==> flow/design.v <==
module floating_mult (
  input         s_axis_a_tvalid,
  input  [31:0] s_axis_a_tdata,
  input         s_axis_b_tvalid,
  input  [31:0] s_axis_b_tdata,
  output        m_axis_result_tvalid,
  output [31:0] m_axis_result_tdata
);
wire [31:0] a = s_axis_a_tdata;
wire [31:0] b = s_axis_b_tdata;
wire        sa = a[31];
wire        sb = b[31];
wire [7:0]  ea = a[30:23];
wire [7:0]  eb = b[30:23];
wire [22:0] fa = a[22:0];
wire [22:0] fb = b[22:0];
wire a_zero = (ea == 8'd0);
wire b_zero = (eb == 8'd0);
wire a_inf  = (ea == 8'hFF) && (fa == 23'd0);
wire b_inf  = (eb == 8'hFF) && (fb == 23'd0);
wire a_nan  = (ea == 8'hFF) && (fa != 23'd0);
wire b_nan  = (eb == 8'hFF) && (fb != 23'd0);
wire        s = sa ^ sb;
wire [47:0] p = {1'b1, fa} * {1'b1, fb};
wire signed [10:0] e0 = $signed({3'b000, ea}) + $signed({3'b000, eb}) - 11'sd127;
reg  [22:0] m;
reg         g;
reg         st;
reg  signed [10:0] e1;
always @(*) begin
  if (p[47]) begin
    m  = p[46:24];
    g  = p[23];
    st = |p[22:0];
    e1 = e0 + 11'sd1;
  end else begin
    m  = p[45:23];
    g  = p[22];
    st = |p[21:0];
    e1 = e0;
  end
end
wire        rnd = g & (st | m[0]);
wire [23:0] mr  = {1'b0, m} + {23'd0, rnd};
wire signed [10:0] e2 = mr[23] ? e1 + 11'sd1 : e1;
wire [22:0] mf  = mr[22:0];
reg [31:0] r;
always @(*) begin
  if (a_nan || b_nan || (a_inf && b_zero) || (b_inf && a_zero))
    r = 32'h7FC00000;
  else if (a_inf || b_inf)
    r = {s, 8'hFF, 23'd0};
  else if (a_zero || b_zero)
    r = {s, 31'd0};
  else if (e2 >= 11'sd255)
    r = {s, 8'hFF, 23'd0};
  else if (e2 <= 11'sd0)
    r = {s, 31'd0};
  else
    r = {s, e2[7:0], mf};
end
assign m_axis_result_tdata  = r;
assign m_axis_result_tvalid = 1'b1;
endmodule
module floating_adder (
  input         s_axis_a_tvalid,
  input  [31:0] s_axis_a_tdata,
  input         s_axis_a_tlast,
  input         s_axis_b_tvalid,
  input  [31:0] s_axis_b_tdata,
  output        m_axis_result_tvalid,
  output [31:0] m_axis_result_tdata,
  output        m_axis_result_tlast
);
wire [31:0] a = s_axis_a_tdata;
wire [31:0] b = s_axis_b_tdata;
wire a_zero = (a[30:23] == 8'd0);
wire b_zero = (b[30:23] == 8'd0);
wire a_inf  = (a[30:23] == 8'hFF) && (a[22:0] == 23'd0);
wire b_inf  = (b[30:23] == 8'hFF) && (b[22:0] == 23'd0);
wire a_nan  = (a[30:23] == 8'hFF) && (a[22:0] != 23'd0);
wire b_nan  = (b[30:23] == 8'hFF) && (b[22:0] != 23'd0);
wire        swap = (b[30:0] > a[30:0]);
wire [31:0] x = swap ? b : a;
wire [31:0] y = swap ? a : b;
wire        sx = x[31];
wire        sy = y[31];
wire [7:0]  ex = x[30:23];
wire [7:0]  ey = y[30:23];
wire [7:0]  d  = ex - ey;
wire        sub = sx ^ sy;
wire [26:0] mx = {1'b1, x[22:0], 3'b000};
wire [26:0] my = {1'b1, y[22:0], 3'b000};
wire        far    = (d >= 8'd27);
wire [26:0] my_sh  = far ? 27'd0 : (my >> d[4:0]);
wire [26:0] lost   = far ? my : (my & ~(27'h7FFFFFF << d[4:0]));
wire        sticky = |lost;
wire [26:0] my_al = {my_sh[26:1], my_sh[0] | sticky};
wire [27:0] s0 = sub ? ({1'b0, mx} - {1'b0, my_al}) : ({1'b0, mx} + {1'b0, my_al});
reg  [4:0]  lz;
always @(*) begin
  casez (s0[26:0])
    27'b1??????????????????????????: lz = 5'd0;
    27'b01?????????????????????????: lz = 5'd1;
    27'b001????????????????????????: lz = 5'd2;
    27'b0001???????????????????????: lz = 5'd3;
    27'b00001??????????????????????: lz = 5'd4;
    27'b000001?????????????????????: lz = 5'd5;
    27'b0000001????????????????????: lz = 5'd6;
    27'b00000001???????????????????: lz = 5'd7;
    27'b000000001??????????????????: lz = 5'd8;
    27'b0000000001?????????????????: lz = 5'd9;
    27'b00000000001????????????????: lz = 5'd10;
    27'b000000000001???????????????: lz = 5'd11;
    27'b0000000000001??????????????: lz = 5'd12;
    27'b00000000000001?????????????: lz = 5'd13;
    27'b000000000000001????????????: lz = 5'd14;
    27'b0000000000000001???????????: lz = 5'd15;
    27'b00000000000000001??????????: lz = 5'd16;
    27'b000000000000000001?????????: lz = 5'd17;
    27'b0000000000000000001????????: lz = 5'd18;
    27'b00000000000000000001???????: lz = 5'd19;
    27'b000000000000000000001??????: lz = 5'd20;
    27'b0000000000000000000001?????: lz = 5'd21;
    27'b00000000000000000000001????: lz = 5'd22;
    27'b000000000000000000000001???: lz = 5'd23;
    27'b0000000000000000000000001??: lz = 5'd24;
    27'b00000000000000000000000001?: lz = 5'd25;
    27'b000000000000000000000000001: lz = 5'd26;
    default:                          lz = 5'd27;
  endcase
end
wire [26:0] n  = s0[27] ? {s0[27:2], s0[1] | s0[0]} : (s0[26:0] << lz);
wire signed [9:0] en = s0[27] ? $signed({2'b00, ex}) + 10'sd1
                              : $signed({2'b00, ex}) - $signed({5'd0, lz});
wire        g   = n[2];
wire        st  = n[1] | n[0];
wire [22:0] m   = n[25:3];
wire        rnd = g & (st | m[0]);
wire [23:0] mr  = {1'b0, m} + {23'd0, rnd};
wire signed [9:0] e2 = mr[23] ? en + 10'sd1 : en;
reg [31:0] r;
always @(*) begin
  if (a_nan || b_nan || (a_inf && b_inf && (a[31] != b[31])))
    r = 32'h7FC00000;
  else if (a_inf)
    r = a;
  else if (b_inf)
    r = b;
  else if (a_zero && b_zero)
    r = {a[31] & b[31], 31'd0};
  else if (b_zero)
    r = a;
  else if (a_zero)
    r = b;
  else if (s0 == 28'd0)
    r = 32'd0;
  else if (e2 >= 10'sd255)
    r = {sx, 8'hFF, 23'd0};
  else if (e2 <= 10'sd0)
    r = {sx, 31'd0};
  else
    r = {sx, e2[7:0], mr[22:0]};
end
assign m_axis_result_tdata  = r;
assign m_axis_result_tvalid = 1'b1;
assign m_axis_result_tlast  = 1'b0;
endmodule
module conv_kernel(
	clk,
	rst_n,
	clear,
	i_pixel,
	i_weight,
	o_pixel
);
parameter	WIDTH	=	32;
input					clk;
input					rst_n;
input					clear;
input	[WIDTH-1:0]		i_pixel;
input	[WIDTH-1:0]		i_weight;
output	[WIDTH-1:0]		o_pixel;
reg		[WIDTH-1:0]		o_pixel;
reg		[WIDTH-1:0]		mult_a;
reg		[WIDTH-1:0]		mult_b;
wire	[WIDTH-1:0]		product;
reg		[WIDTH-1:0]		add_a;
reg		[WIDTH-1:0]		add_b;
wire	[WIDTH-1:0]		sum;
always @(posedge clk, negedge rst_n)	begin
	if(!rst_n) begin
		mult_a		<=	32'b0;
		mult_b		<=	32'b0;
	end
	else begin
		mult_a		<=	i_pixel;
		mult_b		<=	i_weight;
	end
end
always @(posedge clk, negedge rst_n)	begin
	if(!rst_n) begin
		add_a		<=	32'b0;
		add_b		<=	32'b0;
	end
	else if (clear) begin
		add_a		<=	32'b0;
		add_b		<=	32'b0;
	end			
	else begin
		add_a		<=	product;
		add_b		<=	sum;
	end
end
always @(posedge clk, negedge rst_n)	begin
	if(!rst_n) begin
		o_pixel		<=	32'b0;
	end
	else if (clear) begin
		o_pixel		<=	32'b0;
	end
	else begin
		o_pixel		<=	sum;
	end
end
floating_adder U_floating_adder (
  .s_axis_a_tvalid(),             
  .s_axis_a_tdata(add_a),               
  .s_axis_a_tlast(),               
  .s_axis_b_tvalid(),             
  .s_axis_b_tdata(add_b),               
  .m_axis_result_tvalid(),   
  .m_axis_result_tdata(sum),     
  .m_axis_result_tlast()     
);
floating_mult U_floating_mult (
  .s_axis_a_tvalid(),             
  .s_axis_a_tdata(mult_a),               
  .s_axis_b_tvalid(),             
  .s_axis_b_tdata(mult_b),               
  .m_axis_result_tvalid(),   
  .m_axis_result_tdata(product)     
);
endmodule
-- Tool chain data of conv_kernel
Tool output for the design above, in the order of the flow.
Lines are those of the file above, counted from 1.
Not given: -
- top: conv_kernel
- clock input: clk
- cell library: sky130hd
- library corner: tt_025C_1v80

-- Word-level counts
Counts by Yosys on the flattened word-level netlist (proc, flatten, opt, wreduce; memories kept). Register bits leave out memories and registers merged into their read ports (data or address). Print and check cells are left out. Cells with the same type and inputs are merged into one.
- bits in registers: 128
- noted bits of input ports: 67
- output and inout bits at 32
- noted $add $sub $neg: 12
- multipliers: 1
- $lt $le $gt $ge: 6
- equal/unequal tests: 33
- shift operators: 3
- multiplexer cells at 30
- bitwise logic cells: 12
- reductions and logical operators: 37
- operators with widths (cell ; number):
    multiplier 24 x 24 -> 48 bit ; 1
    two-way mux 32 bit ; 12
    two-way mux 31 bit ; 6
    parallel mux 5 bit (select 27 bit) ; 1
    logical NOT 23 bit ; 4
    nonzero test 23 bit ; 4
    two-way mux 27 bit ; 2
    adder 23 x 1 -> 24 bit ; 2
    equality test 8 bit (second input constant) ; 4
    logical NOT 8 bit ; 4
    greater-than comparator 31 bit ; 1
    adder 27 x 27 -> 28 bit ; 1
    subtractor 27 x 27 -> 28 bit ; 1
    logical NOT 28 bit ; 1
    two-way mux 28 bit ; 1
    equality test 27 x 1 -> 1 bit (second input constant) ; 1
    AND 27 bit ; 1
    left shift 27 x 5 -> 26 bit ; 1
    right shift 27 x 5 -> 27 bit ; 1
    left shift 27 x 5 -> 27 bit (first input constant) ; 1
    inverter 27 bit ; 1
    OR reduction 27 bit ; 1
    equality test 26 x 1 -> 1 bit (second input constant) ; 1
    two-way mux 26 bit ; 1
    equality test 25 x 1 -> 1 bit (second input constant) ; 1
    equality test 24 x 1 -> 1 bit (second input constant) ; 1
    equality test 23 x 1 -> 1 bit (second input constant) ; 1
    OR reduction 23 bit ; 1
Other operator kinds: 47; their cells: 76.

-- Longest topological paths
Yosys ltp: most cells in a row. Word level: on the elaborated netlist, between registers, memories and ports. Mapped: between sequential cells and ports; inverters and the memories' decode and read muxes count.
- noted word-level depth: 31
- noted ABC_AREA: 1
- noted mapped depth: 88
- depth with buffers taken out: 83

-- Synthesis result
Yosys stat after the flow's synthesis: flattened, memories mapped to cells. It holds for the ABC_AREA given above (unset counts as 0); a run with the other value may have another netlist.
Totals and module areas in this step are rounded.
- noted mapped cells: 5319
- chip area (Yosys): 36200 um2
- noted flip-flop cells: 128
- buffer cells: 202
- cell types (cell type ; number):
    sky130_fd_sc_hd__fa_1 ; 485
    sky130_fd_sc_hd__nand2_1 ; 1538
    sky130_fd_sc_hd__inv_1 ; 1145
    sky130_fd_sc_hd__ha_1 ; 273
    sky130_fd_sc_hd__dfrtp_1 ; 128
    sky130_fd_sc_hd__nand3_1 ; 376
    sky130_fd_sc_hd__nor2_1 ; 252
    sky130_fd_sc_hd__o21ai_0 ; 172
    sky130_fd_sc_hd__a21oi_1 ; 170
    sky130_fd_sc_hd__xor2_1 ; 80
    sky130_fd_sc_hd__clkbuf_1 ; 139
    sky130_fd_sc_hd__nand4_1 ; 63
    sky130_fd_sc_hd__nor3_1 ; 57
    sky130_fd_sc_hd__xnor2_1 ; 28
    sky130_fd_sc_hd__nor4_1 ; 38
    sky130_fd_sc_hd__nand2_2 ; 37
    sky130_fd_sc_hd__nand3_2 ; 22
    sky130_fd_sc_hd__buf_6 ; 17
Not listed: further types 55, cells in them 299.

-- Timing after synthesis
Path of least setup slack by OpenSTA after synthesis, without wires, with an ideal clock, recovery checks aside; 20% of the period is set as input and as output delay. Where synthesis merged equal registers, the netlist keeps one of their names.
- kind: register to register
- start: register add_a[26]
- end: register add_b[12]
- period at 12.0 ns
- library setup time: 0.116 ns
- time at the first pin at 0.000 ns
- arrival: 9.863 ns
- required time: 11.884 ns
- path slack at 2.021 ns
- path delay at 9.979 ns
- stages on the path at 81
- path buffers at 7
- synthesis period reached: 9.979 ns
"path delay" is the arrival time less input delay plus setup time.
"stages on the path" counts driving pins, that of a launching flip-flop among them; a cell with two outputs on the path counts twice.
"synthesis period reached" is the clock period less the worst setup slack; recovery checks do not enter. This is arithmetic on one report: input and output delays are still those of the set period (20% each).
Between the ends stands the longest chain of elaborated cells between them, by number of cells; it is not shown to be the way that was timed. Of several equally long chains one is given.
Each line given opens the expression or statement behind the cell; cells for indexed reads and writes are added by Yosys, which also makes memories of some case tables.
A register here has more assigning lines than the two given.
- cell sequence: sky130_fd_sc_hd__dfrtp_1 sky130_fd_sc_hd__inv_1 sky130_fd_sc_hd__ha_1 sky130_fd_sc_hd__buf_2 sky130_fd_sc_hd__nand2_1 sky130_fd_sc_hd__inv_2 sky130_fd_sc_hd__nand2_1 sky130_fd_sc_hd__nand2_1 sky130_fd_sc_hd__nand2_1 sky130_fd_sc_hd__nand3_1 sky130_fd_sc_hd__nor2_1 sky130_fd_sc_hd__nand2_4 sky130_fd_sc_hd__nand3_1 sky130_fd_sc_hd__nand3_2 sky130_fd_sc_hd__ha_1 sky130_fd_sc_hd__inv_1 sky130_fd_sc_hd__nand2_2 sky130_fd_sc_hd__nand2_1 [45 not listed] sky130_fd_sc_hd__nor2_1 sky130_fd_sc_hd__nor2_1 sky130_fd_sc_hd__nor2_1 sky130_fd_sc_hd__o41ai_1 sky130_fd_sc_hd__xor2_1 sky130_fd_sc_hd__nor3_1 sky130_fd_sc_hd__nand2_1 sky130_fd_sc_hd__o21ai_4 sky130_fd_sc_hd__inv_2 sky130_fd_sc_hd__nor2_4 sky130_fd_sc_hd__nand3_4 sky130_fd_sc_hd__nand2_4 sky130_fd_sc_hd__inv_4 sky130_fd_sc_hd__nand3_4 sky130_fd_sc_hd__buf_8 sky130_fd_sc_hd__o21ai_2 sky130_fd_sc_hd__nand2_1 sky130_fd_sc_hd__nand2_1
- length of the longest elaborated chain: 31
- ends and longest elaborated chain, post-synthesis (item ; RTL line ; source):
    start, declared ; 188 ; reg [WIDTH-1:0] add_a;
    start, assigned ; 203 ; add_a <= 32'b0;
    start, assigned ; 211 ;
    greater-than comparator 31 bit ; 83 ; wire        swap = (b[30:0] > a[30:0]);
    two-way mux 32 bit ; 84 ; wire [31:0] x = swap ? b : a;
    subtractor 8 bit ; 90 ; wire [7:0]  d  = ex - ey;
    left shift 27 x 5 -> 27 bit ; 96 ; wire [26:0] lost   = far ? my : (my & ~(27'h7FFFFFF << d[4:0]));
    inverter 27 bit ; 96 ;
    AND 27 bit ; 96 ;
    two-way mux 27 bit ; 96 ;
    [17 not listed] ; - ;
    two-way mux 32 bit ; 154 ; else if (a_zero)
    two-way mux 32 bit ; 152 ; else if (b_zero)
    two-way mux 32 bit ; 150 ; else if (a_zero && b_zero)
    two-way mux 32 bit ; 148 ; else if (b_inf)
    two-way mux 32 bit ; 146 ; else if (a_inf)
    two-way mux 32 bit ; 144 ; if (a_nan || b_nan || (a_inf && b_inf && (a[31] != b[31])))
    two-way mux 32 bit ; 206 ; else if (clear) begin
    end, assigned ; 204 ; add_b <= 32'b0;
    end, assigned ; 212 ; add_b <= sum;
    end, declared ; 189 ; reg [WIDTH-1:0] add_b;

-- Worst path after layout
Path of least setup slack in the final report of stored run 1 (OpenROAD, finished layout, wires in). Where an end is a register, its clock arrival counts in the times.
- kind: register to register
- start: register add_b[22]
- end: register add_b[20]
- period at 8.43 ns
- library setup time: 0.06 ns
- time at the first pin at 0.47 ns
- arrival: 10.97 ns
- required time: 8.84 ns
- path slack at -2.13 ns
- stages on the path at 84
- path buffers at 10
Between the ends stands the longest chain of elaborated cells between them, by number of cells; it is not shown to be the way that was timed. Of several equally long chains one is given.
A register here has more assigning lines than the two given.
- cell sequence: sky130_fd_sc_hd__dfrtp_2 sky130_fd_sc_hd__ha_4 sky130_fd_sc_hd__nand4_1 sky130_fd_sc_hd__buf_4 sky130_fd_sc_hd__nor2_2 sky130_fd_sc_hd__nand2_1 sky130_fd_sc_hd__nand2_2 sky130_fd_sc_hd__nor2_4 sky130_fd_sc_hd__nand2_8 sky130_fd_sc_hd__nand2_8 sky130_fd_sc_hd__nand2_4 sky130_fd_sc_hd__nand3_4 sky130_fd_sc_hd__ha_4 sky130_fd_sc_hd__inv_8 sky130_fd_sc_hd__buf_12 sky130_fd_sc_hd__buf_16 sky130_fd_sc_hd__nand2_4 sky130_fd_sc_hd__nand2_4 [48 not listed] sky130_fd_sc_hd__buf_4 sky130_fd_sc_hd__nor2_2 sky130_fd_sc_hd__nand2_1 sky130_fd_sc_hd__xnor2_1 sky130_fd_sc_hd__nand4_1 sky130_fd_sc_hd__nand2_2 sky130_fd_sc_hd__inv_2 sky130_fd_sc_hd__nand2_1 sky130_fd_sc_hd__nor2_1 sky130_fd_sc_hd__nand2_1 sky130_fd_sc_hd__nand2_2 sky130_fd_sc_hd__nand2_4 sky130_fd_sc_hd__nand3_4 sky130_fd_sc_hd__buf_12 sky130_fd_sc_hd__buf_12 sky130_fd_sc_hd__o21ai_2 sky130_fd_sc_hd__nand2_1 sky130_fd_sc_hd__nand2_1
- length of the longest elaborated chain: 31
- ends and longest elaborated chain, after layout (item ; RTL line ; source):
    start, declared ; 189 ; reg [WIDTH-1:0] add_b;
    start, assigned ; 204 ; add_b <= 32'b0;
    start, assigned ; 212 ; add_b <= sum;
    greater-than comparator 31 bit ; 83 ; wire        swap = (b[30:0] > a[30:0]);
    two-way mux 32 bit ; 84 ; wire [31:0] x = swap ? b : a;
    subtractor 8 bit ; 90 ; wire [7:0]  d  = ex - ey;
    left shift 27 x 5 -> 27 bit ; 96 ; wire [26:0] lost   = far ? my : (my & ~(27'h7FFFFFF << d[4:0]));
    inverter 27 bit ; 96 ;
    AND 27 bit ; 96 ;
    two-way mux 27 bit ; 96 ;
    [17 not listed] ; - ;
    two-way mux 32 bit ; 154 ; else if (a_zero)
    two-way mux 32 bit ; 152 ; else if (b_zero)
    two-way mux 32 bit ; 150 ; else if (a_zero && b_zero)
    two-way mux 32 bit ; 148 ; else if (b_inf)
    two-way mux 32 bit ; 146 ; else if (a_inf)
    two-way mux 32 bit ; 144 ; if (a_nan || b_nan || (a_inf && b_inf && (a[31] != b[31])))
    two-way mux 32 bit ; 206 ; else if (clear) begin
    end, assigned ; 204 ;
    end, assigned ; 212 ;
    end, declared ; 189 ;

Memo
Re: implementation data of conv_kernel

Record of 3 stored runs of the RTL-to-layout flow on conv_kernel, platform sky130hd. The runs are unordered. Constraints: input delay and output delay 20% of the set period each, output load 0.01 pF.
By "reached clock period" is meant the clock period of the run minus its worst setup slack. This is arithmetic on one report: input and output delays are still those of the set period (20% each).
The measured numbers are rounded.

Stored run 1
Settings were ABC_AREA = 1; CAP_MARGIN = 35; CELL_PAD_IN_SITES_DETAIL_PLACEMENT = 1; CELL_PAD_IN_SITES_GLOBAL_PLACEMENT = 3; CORE_ASPECT_RATIO = 1.79; CTS_CLUSTER_DIAMETER = 283; CTS_CLUSTER_SIZE = 31; GPL_ROUTABILITY_DRIVEN = 0; HOLD_SLACK_MARGIN = 0.11; MAX_ROUTING_LAYER = met4; PLACE_DENSITY_LB_ADDON = 0.13; SETUP_SLACK_MARGIN = 0.69; TNS_END_PERCENT = 70; period_ns = 8.43; CORE_MARGIN = 2; CORE_UTILIZATION = 40; SLEW_MARGIN = 20
- noted the standard-cell area of the final layout: 52200 um2
- area inside the die boundary at 93100 um2
- reached clock period: 10.558 ns
- noted the setup slack of the worst path: -2.13 ns
- noted the post-synthesis cell area: 36200 um2

Stored run 2
Settings were ABC_AREA = 1; CELL_PAD_IN_SITES_GLOBAL_PLACEMENT = 0; CORE_ASPECT_RATIO = 1.4; CORE_UTILIZATION = 36; MAX_ROUTING_LAYER = met5; PLACE_DENSITY_LB_ADDON = 0.2; TNS_END_PERCENT = 25; period_ns = 10.2; CAP_MARGIN = 20; CORE_MARGIN = 2; SLEW_MARGIN = 20
- noted the standard-cell area of the final layout: 47800 um2
- area inside the die boundary at 103000 um2
- reached clock period: 9.894 ns
- noted the setup slack of the worst path: 0.306 ns
- noted the post-synthesis cell area: 36200 um2

Stored run 3
Settings were ABC_AREA = 1; CAP_MARGIN = 40; CELL_PAD_IN_SITES_DETAIL_PLACEMENT = 1; CELL_PAD_IN_SITES_GLOBAL_PLACEMENT = 3; CTS_CLUSTER_DIAMETER = 283; CTS_CLUSTER_SIZE = 30; GPL_ROUTABILITY_DRIVEN = 0; MAX_ROUTING_LAYER = met4; PLACE_DENSITY_LB_ADDON = 0.24; SETUP_SLACK_MARGIN = 0.69; TNS_END_PERCENT = 95; period_ns = 7.35; CORE_MARGIN = 2; CORE_UTILIZATION = 40; SLEW_MARGIN = 20
- noted the standard-cell area of the final layout: 52600 um2
- area inside the die boundary at 93000 um2
- reached clock period: 10.570 ns
- noted the setup slack of the worst path: -3.22 ns
- noted the post-synthesis cell area: 36200 um2
